==> flow/design.v <==
module cordicp(
  x,
  clk,
  rst,
  en,
  lookup,
  y,
  valid);
input [31:0] x;
input clk;
input en;
input rst;
input [2047:0] lookup;
wire [63:0] tab [31:0];
output reg [63:0] y;
output reg valid;
reg [63:0] x_reg;
reg [4:0] counter;
reg [1:0] state;
  parameter E_IDLE  = 2'd0;
  parameter E_CALC  = 2'd1;
always @ (posedge clk) begin
  if (rst == 1'b1) begin
    x_reg <= {16'h00, x, 16'h00};
    y <= 64'h0000_0001_0000_0000;  
    counter <= 4'b0;
    valid <= 1'b0;
    state <= E_IDLE;
  end else begin
  case (state)
    E_IDLE: begin
      x_reg <= {16'h00, x, 16'h00};
      valid <= 1'b0;
      if (en == 1'b1) begin
        state <= E_CALC;
        y <= 64'h0000_0001_0000_0000;  
      end
    end
    E_CALC: begin
      counter <= counter+1;
      if (x_reg > tab[counter]) begin
        x_reg <= x_reg - tab[counter];
        if (counter < 5'd16)
          y <= y << (5'd16 - counter);
        else
          y <= y + (y >> (counter - 5'd15));
      end
      if (counter == 5'd31) begin
        state <= E_IDLE;
        valid <= 1'b1;
      end
    end
  endcase
  end
end
genvar i;
generate
  for (i=0; i<32; i=i+1) begin : U
    assign tab[31-i] = lookup[(i*64+63):i*64];
  end
endgenerate
endmodule
module cordicn(
  x,
  clk,
  rst,
  en,
  lookup,
  y,
  valid);
input [31:0] x;
input clk;
input en;
input rst;
input [2047:0] lookup;
wire [63:0] tab [31:0];
output reg [63:0] y;
output reg valid;
reg [63:0] x_reg;
reg [4:0] counter;
reg [1:0] state;
  parameter E_IDLE  = 2'd0;
  parameter E_CALC  = 2'd1;
always @ (posedge clk) begin
  if (rst == 1'b1) begin
    x_reg <= {16'h00, x, 16'h00};
    y <= 64'h0000_0001_0000_0000;  
    counter <= 4'b0;
    valid <= 1'b0;
    state <= E_IDLE;
  end else begin
  case (state)
    E_IDLE: begin
      x_reg <= {16'h00, x, 16'h00};
      valid <= 1'b0;
      if (en == 1'b1) begin
        state <= E_CALC;
        y <= 64'h0000_0001_0000_0000;  
      end
    end
    E_CALC: begin
      counter <= counter+1;
      if (x_reg > tab[counter]) begin
        x_reg <= x_reg - tab[counter];
        if (counter < 5'd16)
          y <= y >> (5'd16 - counter);
        else
          y <= y - (y >> (counter - 5'd14));
      end
      if (counter == 5'd31) begin
        state <= E_IDLE;
        valid <= 1'b1;
      end 
    end
  endcase
  end
end
genvar i;
generate
  for (i=0; i<32; i=i+1) begin : U
    assign tab[31-i] = lookup[(i*64+63):i*64];
  end
endgenerate
endmodule
module top
(
  clk,
  rst,
  x,
  en,
  epx,
  sinhx,
  coshx,
  valid
);
input             clk;
input             rst;
input      [31:0] x;
input             en;
output reg [31:0] epx;
       reg [31:0] enx;
output reg [31:0] sinhx;
output reg [31:0] coshx;
output reg        valid;
wire [2047:0] lookupp;
wire [2047:0] lookupn;
wire   [31:0] w_sinhx;
wire   [31:0] w_coshx;
wire   [63:0] w_epx;
wire   [63:0] w_enx;
wire          w_valid;
wire          validp;
wire          validn;
cordicp epos (
  .x      (x),
  .clk    (clk),
  .rst    (rst),
  .en     (en),
  .lookup (lookupp),
  .y      (w_epx),
  .valid  (validp)
);
cordicn eneg (
  .x      (x),
  .clk    (clk),
  .rst    (rst),
  .en     (en),
  .lookup (lookupn),
  .y      (w_enx),
  .valid  (validn)
);
always @ (posedge clk) begin
  if (rst == 1'b1) begin
    epx   <= 32'b0;
    enx   <= 32'b0;
    sinhx <= 32'b0;
    coshx <= 32'b0;
    valid <=  1'b0;
  end else begin
  if (validp == 1'b1)
    epx <= w_epx[47:16];
  if (validn == 1'b1)
    enx <= w_enx[47:16];
  sinhx <= w_sinhx;
  coshx <= w_coshx;
  valid <= w_valid;
  end
end
assign w_sinhx = (w_epx [47:16] - w_enx [47:16]) >> 1;
assign w_coshx = (w_epx [47:16] + w_enx [47:16]) >> 1;
assign w_valid = validn & validp;
assign lookupp = { 
  64'h0000_000B_1721_7F7D,    
  64'h0000_000A_65AF_6785,    
  64'h0000_0009_B43D_4F8D,    
  64'h0000_0009_02CB_3795,    
  64'h0000_0008_5159_1F9D,    
  64'h0000_0007_9FE7_07A6,    
  64'h0000_0006_EE74_EFAE,    
  64'h0000_0006_3D02_D7B6,    
  64'h0000_0005_8B90_BFBE,    
  64'h0000_0004_DA1E_A7C6,    
  64'h0000_0004_28AC_8FCE,    
  64'h0000_0003_773A_77D7,    
  64'h0000_0002_C5C8_5FDF,   
  64'h0000_0002_1456_47E7,   
  64'h0000_0001_62E4_2FEF,   
  64'h0000_0000_B172_17F7,   
  64'h0000_0000_67CC_8FB2,   
  64'h0000_0000_391F_EF8F,   
  64'h0000_0000_1E27_076E,  
  64'h0000_0000_0F85_1860, 
  64'h0000_0000_07E0_A6C3, 
  64'h0000_0000_03F8_1516, 
  64'h0000_0000_01FE_02A6, 
  64'h0000_0000_00FF_8055, 
  64'h0000_0000_007F_E00A,
  64'h0000_0000_003F_F801,
  64'h0000_0000_001F_FE00,
  64'h0000_0000_000F_FF80,
  64'h0000_0000_0007_FFE0,
  64'h0000_0000_0003_FFF8,
  64'h0000_0000_0001_FFFE,
  64'h0000_0000_0000_FFFF
  };
assign lookupn = {
    64'h0000_000B_1721_7F7D,      
    64'h0000_000A_65AF_6785,      
    64'h0000_0009_B43D_4F8D,      
    64'h0000_0009_02CB_3795,      
    64'h0000_0008_5159_1F9D,      
    64'h0000_0007_9FE7_07A6,      
    64'h0000_0006_EE74_EFAE,      
    64'h0000_0006_3D02_D7B6,      
    64'h0000_0005_8B90_BFBE,      
    64'h0000_0004_DA1E_A7C6,      
    64'h0000_0004_28AC_8FCE,      
    64'h0000_0003_773A_77D7,      
    64'h0000_0002_C5C8_5FDF,     
    64'h0000_0002_1456_47E7,     
    64'h0000_0001_62E4_2FEF,     
    64'h0000_0000_B172_17F7, 
    64'h0000_0000_49A5_8844, 
    64'h0000_0000_222F_1D04, 
    64'h0000_0000_1085_98B5, 
    64'h0000_0000_0820_AEC4, 
    64'h0000_0000_0408_1596,
    64'h0000_0000_0202_02AE,
    64'h0000_0000_0100_8055,
    64'h0000_0000_0080_200A,
    64'h0000_0000_0040_0801,
    64'h0000_0000_0020_0200,
    64'h0000_0000_0010_0080,
    64'h0000_0000_0008_0020,
    64'h0000_0000_0004_0008,
    64'h0000_0000_0002_0002,
    64'h0000_0000_0001_0000,
    64'h0000_0000_0000_8000
    };
endmodule
### Step by step through the tools: top

Tool output for the design above, in the order of the flow.
Lines are those of the file above, counted from 1.
Library cell names are shortened.
Not given: -

| design | value |
|---|---|
| design top | top |
| clock port | clk |
| cell library | sky130hd |
| corner | tt_025C_1v80 |

### Word-level counts

Source: Yosys, flattened and elaborated, memories not mapped. Widths are those after wreduce. Registers that Yosys merges into a memory's read port (data or address) are not register bits. Print and check cells do not count. Equal cells are merged and count once.

| bit counts | value |
|---|---|
| register bits | 367 |
| bits of input ports | 35 |
| output and inout port bits | 97 |
| word-level cells | 161 |

| operators by class | value |
|---|---|
| $add $sub $neg | 12 |
| order comparisons | 4 |
| equal/unequal tests | 72 |
| shift operators | 4 |
| mux-type cells | 34 |
| bitwise gates (word level) | 1 |
| reductions and logical operators | 18 |

Operators with widths:

| operator | count |
|---|---|
| 64-bit parallel mux with 32-bit select | 2 |
| 64-bit two-way mux | 17 |
| 64-bit parallel mux with 2-bit select | 4 |
| 64-bit by 5-bit >> shifter with 64-bit output | 3 |
| 64-bit subtractor | 3 |
| 5-bit equality test with constant B | 32 |
| 64-bit > comparator | 2 |
| 48-bit two-way mux | 2 |
| 5-bit by 4-bit equality test with 1-bit output with constant B | 16 |
| 64-bit by 5-bit left shift with 64-bit output | 1 |
| 64-bit adder | 1 |
| 5-bit by 3-bit equality test with 1-bit output with constant B | 8 |
| 32-bit adder | 1 |
| 32-bit subtractor | 1 |
| 5-bit by 2-bit equality test with 1-bit output with constant B | 4 |
| 2-bit AND reduction | 6 |
| 3-bit AND reduction | 4 |
| 5-bit by 1-bit adder with 5-bit output with constant B | 2 |
| 5-bit by 1-bit equality test with 1-bit output with constant B | 2 |
| 5-bit by 4-bit subtractor with 5-bit output with constant B | 2 |
| 5-bit subtractor with constant A | 2 |
| 5-bit less-than comparator with constant B | 2 |
| 5-bit zero test | 2 |
| 2-bit by 1-bit inequality test with 1-bit output with constant B | 4 |
| 2-bit parallel mux with 2-bit select | 2 |
| 3-bit by 2-bit inequality test with 1-bit output with constant B | 2 |
| 3-bit nonzero test | 2 |
| 2-bit two-way mux | 3 |

Not listed: further kinds 7, cells in them 13.

### Logic depth

Yosys ltp: most cells in a row. Word level: on the elaborated netlist, between registers, memories and ports. Mapped: between sequential cells and ports; inverters and the memories' decode and read muxes count.

| depth | value |
|---|---|
| depth in word-level cells | 12 |
| ABC_AREA | 0 |
| depth in mapped cells | 35 |
| gate-level depth less buffers | 26 |

### Synthesis result

Yosys stat after the flow's synthesis: flattened, memories mapped to cells. It holds for the ABC_AREA given above (unset counts as 0); a run with the other value may have another netlist.

Cell types:

| cell | count | area in all (um^2) |
|---|---|---|
| dfxtp_1 | 303 | 6.07E+03 |
| mux2i_1 | 409 | 4.09E+03 |
| ha_1 | 275 | 3440.8 |
| nor2_1 | 703 | 2.64E+03 |
| a21oi_1 | 515 | 2.58E+03 |
| o21ai_0 | 471 | 2.36E+03 |
| nand2_1 | 533 | 2E+03 |
| edfxtp_1 | 64 | 1.92E+03 |
| xnor2_1 | 162 | 1.42E+03 |
| clkbuf_1 | 312 | 1.17E+03 |
| a21o_1 | 149 | 1.12E+03 |
| xor2_1 | 118 | 1.03E+03 |
| mux4_2 | 37 | 833.299 |
| a211oi_1 | 90 | 675.648 |
| inv_1 | 159 | 596.822 |
| nor3_1 | 113 | 565.542 |
| nand2b_1 | 82 | 512.992 |
| nand3_1 | 100 | 500.48 |

Other cell types: 81; their cells: 950.

| mapped netlist | value |
|---|---|
| cells in the netlist | 5545 |
| mapped area | 40448.8 um^2 |
| area of sequential cells | 7987.7 um^2 |
| mapped flip-flops | 367 |
| buffers | 391 |

The figures by module come from a second, unflattened synthesis with its own total; it is not the netlist above.

| unflattened totals | value |
|---|---|
| cell total of the unflattened synthesis | 9032 |
| area total of the unflattened synthesis | 64997.3 um^2 |

Each row is one instance without its submodules.

By module:

| module | instances | cells | area (um^2) | seq. area (um^2) |
|---|---|---|---|---|
| cordicp | 1 | 4439 | 30802.0 | 3042.9 |
| cordicn | 1 | 3793 | 27747.9 | 3042.9 |
| top | 1 | 800 | 6447.4 | 1901.8 |

### Worst setup path after synthesis

Source: OpenSTA report_checks on the synthesized netlist (no wires, ideal clock, input and output delay 20% of the period each), path of least setup slack; recovery checks are left aside. Register names are those of the netlist, which keeps one name where synthesis merged equal registers.

| timing path after synthesis | value |
|---|---|
| kind | reg-to-reg |
| start point | register eneg.counter[0] |
| end point | register eneg.y[56] |
| period | 8.0 ns |
| library setup time | 0.122 ns |
| time at the first pin | 0.000 ns |
| arrival time | 7.735 ns |
| required time | 7.878 ns |
| path slack | 0.143 ns |
| path delay | 7.857 ns |
| driving pins on the path | 32 |
| path buffers | 11 |
| synthesis period reached | 7.857 ns |

"path delay" is the arrival time less input delay plus setup time.
"driving pins on the path" counts driving pins, that of a launching flip-flop among them; a cell with two outputs on the path counts twice.
"synthesis period reached" = period - worst setup slack (recovery checks aside). The figure is calculated, with input and output delays left at 20% of the set period.
The rows between start and end are the longest chain of elaborated cells between them; the timing report does not say that the signal goes this way. Where chains are equally long, one stands for them.
A line is the first line of the expression or statement that the cell stems from. Yosys adds cells for indexed reads and writes and turns some case tables into memories.
A register here has more assigning lines than the two given.

| on the way, after synthesis | value |
|---|---|
| cell sequence | dfxtp_1 inv_1 buf_2 clkbuf_1 buf_2 buf_1 ha_1 buf_2 buf_1 and2_1 ha_1 clkbuf_1 a21oi_2 mux2i_1 buf_2 buf_2 clkbuf_1 a21oi_1 mux4_2 ha_1 clkbuf_1 nand2_1 nor3_1 and3b_1 a31oi_1 and4b_1 nor3_1 a22oi_1 a21boi_0 nor2_1 xnor2_1 a221o_1 |
| length of the longest elaborated chain | 7 |
| elaborated cells on any way between the ends | 47 |
| classes of those cells | add/sub: 3; compare: 2; eq/ne: 32; shift: 2; mux: 6; reduce/logical: 2 |

RTL lines, path after synthesis:

| element | RTL line | source |
|---|---|---|
| start, declared | 80 | `reg [4:0] counter;` |
| start, assigned | 88 | `counter <= 4'b0;` |
| start, assigned | 102 | `counter <= counter+1;` |
| 5-bit equality test | 103 | `if (x_reg > tab[counter]) begin` |
| 64-bit parallel mux with 32-bit select | 103 |  |
| 64-bit two-way mux | 92 | `case (state)` |
| 64-bit two-way mux | 85 | `if (rst == 1'b1) begin` |
| 64-bit > comparator | 103 |  |
| 64-bit two-way mux | 103 |  |
| 64-bit parallel mux with 2-bit select | 92 |  |
| end, assigned | 106 | `y <= y >> (5'd16 - counter);` |
| end, assigned | 108 | `y <= y - (y >> (counter - 5'd14));` |
| end, declared | 77 | `output reg [63:0] y;` |

### Path in the finished layout

Path of least setup slack in the final report of flow run A (OpenROAD, finished layout, wires in). Where an end is a register, its clock arrival counts in the times.

| timing path after layout | value |
|---|---|
| kind | reg-to-reg |
| start point | register eneg.counter[1] |
| end point | register eneg.y[58] |
| period | 4.3 ns |
| library setup time | 0.13 ns |
| time at the first pin | 0.65 ns |
| arrival time | 6.43 ns |
| required time | 4.82 ns |
| path slack | -1.61 ns |
| driving pins on the path | 32 |
| path buffers | 9 |

The rows between start and end are the longest chain of elaborated cells between them; the timing report does not say that the signal goes this way. Where chains are equally long, one stands for them.
A register here has more assigning lines than the two given.

| on the way, after layout | value |
|---|---|
| cell sequence | dfxtp_4 inv_4 ha_4 or3b_4 a21oi_4 mux2i_4 buf_6 clkbuf_16 buf_6 mux2i_1 buf_4 buf_12 mux2i_4 buf_6 mux2i_4 mux2i_4 buf_6 mux2i_4 ha_4 a211oi_4 a21oi_4 buf_6 o21ai_4 a211oi_4 o21ai_2 o32ai_4 buf_12 o21ai_4 a21oi_2 or3_1 a32oi_1 a21oi_1 |
| length of the longest elaborated chain | 7 |
| elaborated cells on any way between the ends | 47 |
| classes of those cells | add/sub: 3; compare: 2; eq/ne: 32; shift: 2; mux: 6; reduce/logical: 2 |

RTL lines, path after layout:

| element | RTL line | source |
|---|---|---|
| start, declared | 80 | `reg [4:0] counter;` |
| start, assigned | 88 | `counter <= 4'b0;` |
| start, assigned | 102 | `counter <= counter+1;` |
| 5-bit equality test | 103 | `if (x_reg > tab[counter]) begin` |
| 64-bit parallel mux with 32-bit select | 103 |  |
| 64-bit two-way mux | 92 | `case (state)` |
| 64-bit two-way mux | 85 | `if (rst == 1'b1) begin` |
| 64-bit > comparator | 103 |  |
| 64-bit two-way mux | 103 |  |
| 64-bit parallel mux with 2-bit select | 92 |  |
| end, assigned | 106 | `y <= y >> (5'd16 - counter);` |
| end, assigned | 108 | `y <= y - (y >> (counter - 5'd14));` |
| end, declared | 77 | `output reg [63:0] y;` |

Memo
Re: implementation data of top

Record of 5 stored runs of the RTL-to-layout flow on top, platform sky130hd. The runs are unordered. Constraints: input delay and output delay 20% of the set period each, output load 0.01 pF.
"achieved period" means the clock period less the worst setup slack. The figure is calculated, with input and output delays left at 20% of the set period.
"time of the worst setup path": the worst setup path's part of the clock period (all of it between registers, 20% less for each end at a port) less its slack. A launch clock that arrives late makes it longer, a capture clock that arrives late makes it shorter.
"total design power": no workload was simulated; the value follows from the tool's default switching activity.

#### Flow run A

| setting | value |
|---|---|
| CELL_PAD_IN_SITES_GLOBAL_PLACEMENT | `1` |
| CORE_ASPECT_RATIO | `1.44` |
| CORE_UTILIZATION | `36` |
| CTS_CLUSTER_SIZE | `76` |
| MAX_ROUTING_LAYER | `met5` |
| PLACE_DENSITY | `0.84` |
| SLEW_MARGIN | `0` |
| period_ns | `4.3` |
| CAP_MARGIN | `20` |
| CORE_MARGIN | `2` |

| result | value |
|---|---|
| post-layout utilization | 0.576 |
| achieved period | 5.914 ns |
| setup TNS | -345.680 ns |
| total design power | 25.793 mW |
| standard-cell area after layout | 64244.1 um^2 |
| synthesis area | 40448.8 um^2 |
| setup slack of the worst path | -1.614 ns |
| time of the worst setup path | 5.91 ns |
| kind of the worst setup path | reg-to-reg |
| total die area | 115099.0 um^2 |
| worst hold slack | 0.465 ns |

#### Flow run B

| setting | value |
|---|---|
| ABC_AREA | `1` |
| CTS_CLUSTER_DIAMETER | `90` |
| MIN_ROUTING_LAYER | `met2` |
| SETUP_SLACK_MARGIN | `-0.75` |
| period_ns | `8.0` |
| CAP_MARGIN | `20` |
| CORE_MARGIN | `2` |
| CORE_UTILIZATION | `40` |
| SLEW_MARGIN | `20` |

Not finished: routing ended with error GRT-0116.

#### Flow run C

| setting | value |
|---|---|
| CAP_MARGIN | `10` |
| CELL_PAD_IN_SITES_GLOBAL_PLACEMENT | `3` |
| CORE_ASPECT_RATIO | `1.27` |
| CORE_MARGIN | `9` |
| CORE_UTILIZATION | `69` |
| CTS_CLUSTER_DIAMETER | `74` |
| GPL_ROUTABILITY_DRIVEN | `0` |
| GPL_TIMING_DRIVEN | `1` |
| MIN_ROUTING_LAYER | `met2` |
| PLACE_DENSITY | `0.94` |
| SETUP_SLACK_MARGIN | `1.11` |
| period_ns | `7.16` |
| SLEW_MARGIN | `20` |

Not finished: placement ended with error GPL-0301.

#### Flow run D

| setting | value |
|---|---|
| ABC_AREA | `1` |
| CAP_MARGIN | `25` |
| CELL_PAD_IN_SITES_GLOBAL_PLACEMENT | `2` |
| CORE_MARGIN | `8` |
| CORE_UTILIZATION | `39` |
| GPL_ROUTABILITY_DRIVEN | `0` |
| GPL_TIMING_DRIVEN | `0` |
| HOLD_SLACK_MARGIN | `0.24` |
| MAX_ROUTING_LAYER | `met5` |
| MIN_ROUTING_LAYER | `met1` |
| SLEW_MARGIN | `10` |
| TNS_END_PERCENT | `85` |
| period_ns | `7.96` |

| result | value |
|---|---|
| post-layout utilization | 0.437 |
| achieved period | 7.805 ns |
| setup TNS | 0.000 ns |
| total design power | 15.365 mW |
| standard-cell area after layout | 52455.3 um^2 |
| synthesis area | 47220.3 um^2 |
| setup slack of the worst path | 0.155 ns |
| time of the worst setup path | 7.81 ns |
| kind of the worst setup path | reg-to-reg |
| total die area | 132467.0 um^2 |
| worst hold slack | 0.387 ns |

#### Flow run E

| setting | value |
|---|---|
| CORE_ASPECT_RATIO | `0.6` |
| CORE_MARGIN | `7` |
| CORE_UTILIZATION | `42` |
| CTS_CLUSTER_DIAMETER | `222` |
| GPL_ROUTABILITY_DRIVEN | `0` |
| MAX_ROUTING_LAYER | `met4` |
| MIN_ROUTING_LAYER | `met2` |
| PLACE_DENSITY_LB_ADDON | `0.25` |
| SETUP_SLACK_MARGIN | `1.36` |
| TNS_END_PERCENT | `50` |
| period_ns | `4.79` |
| CAP_MARGIN | `20` |
| SLEW_MARGIN | `20` |

Not finished: routing ended with error GRT-0116.
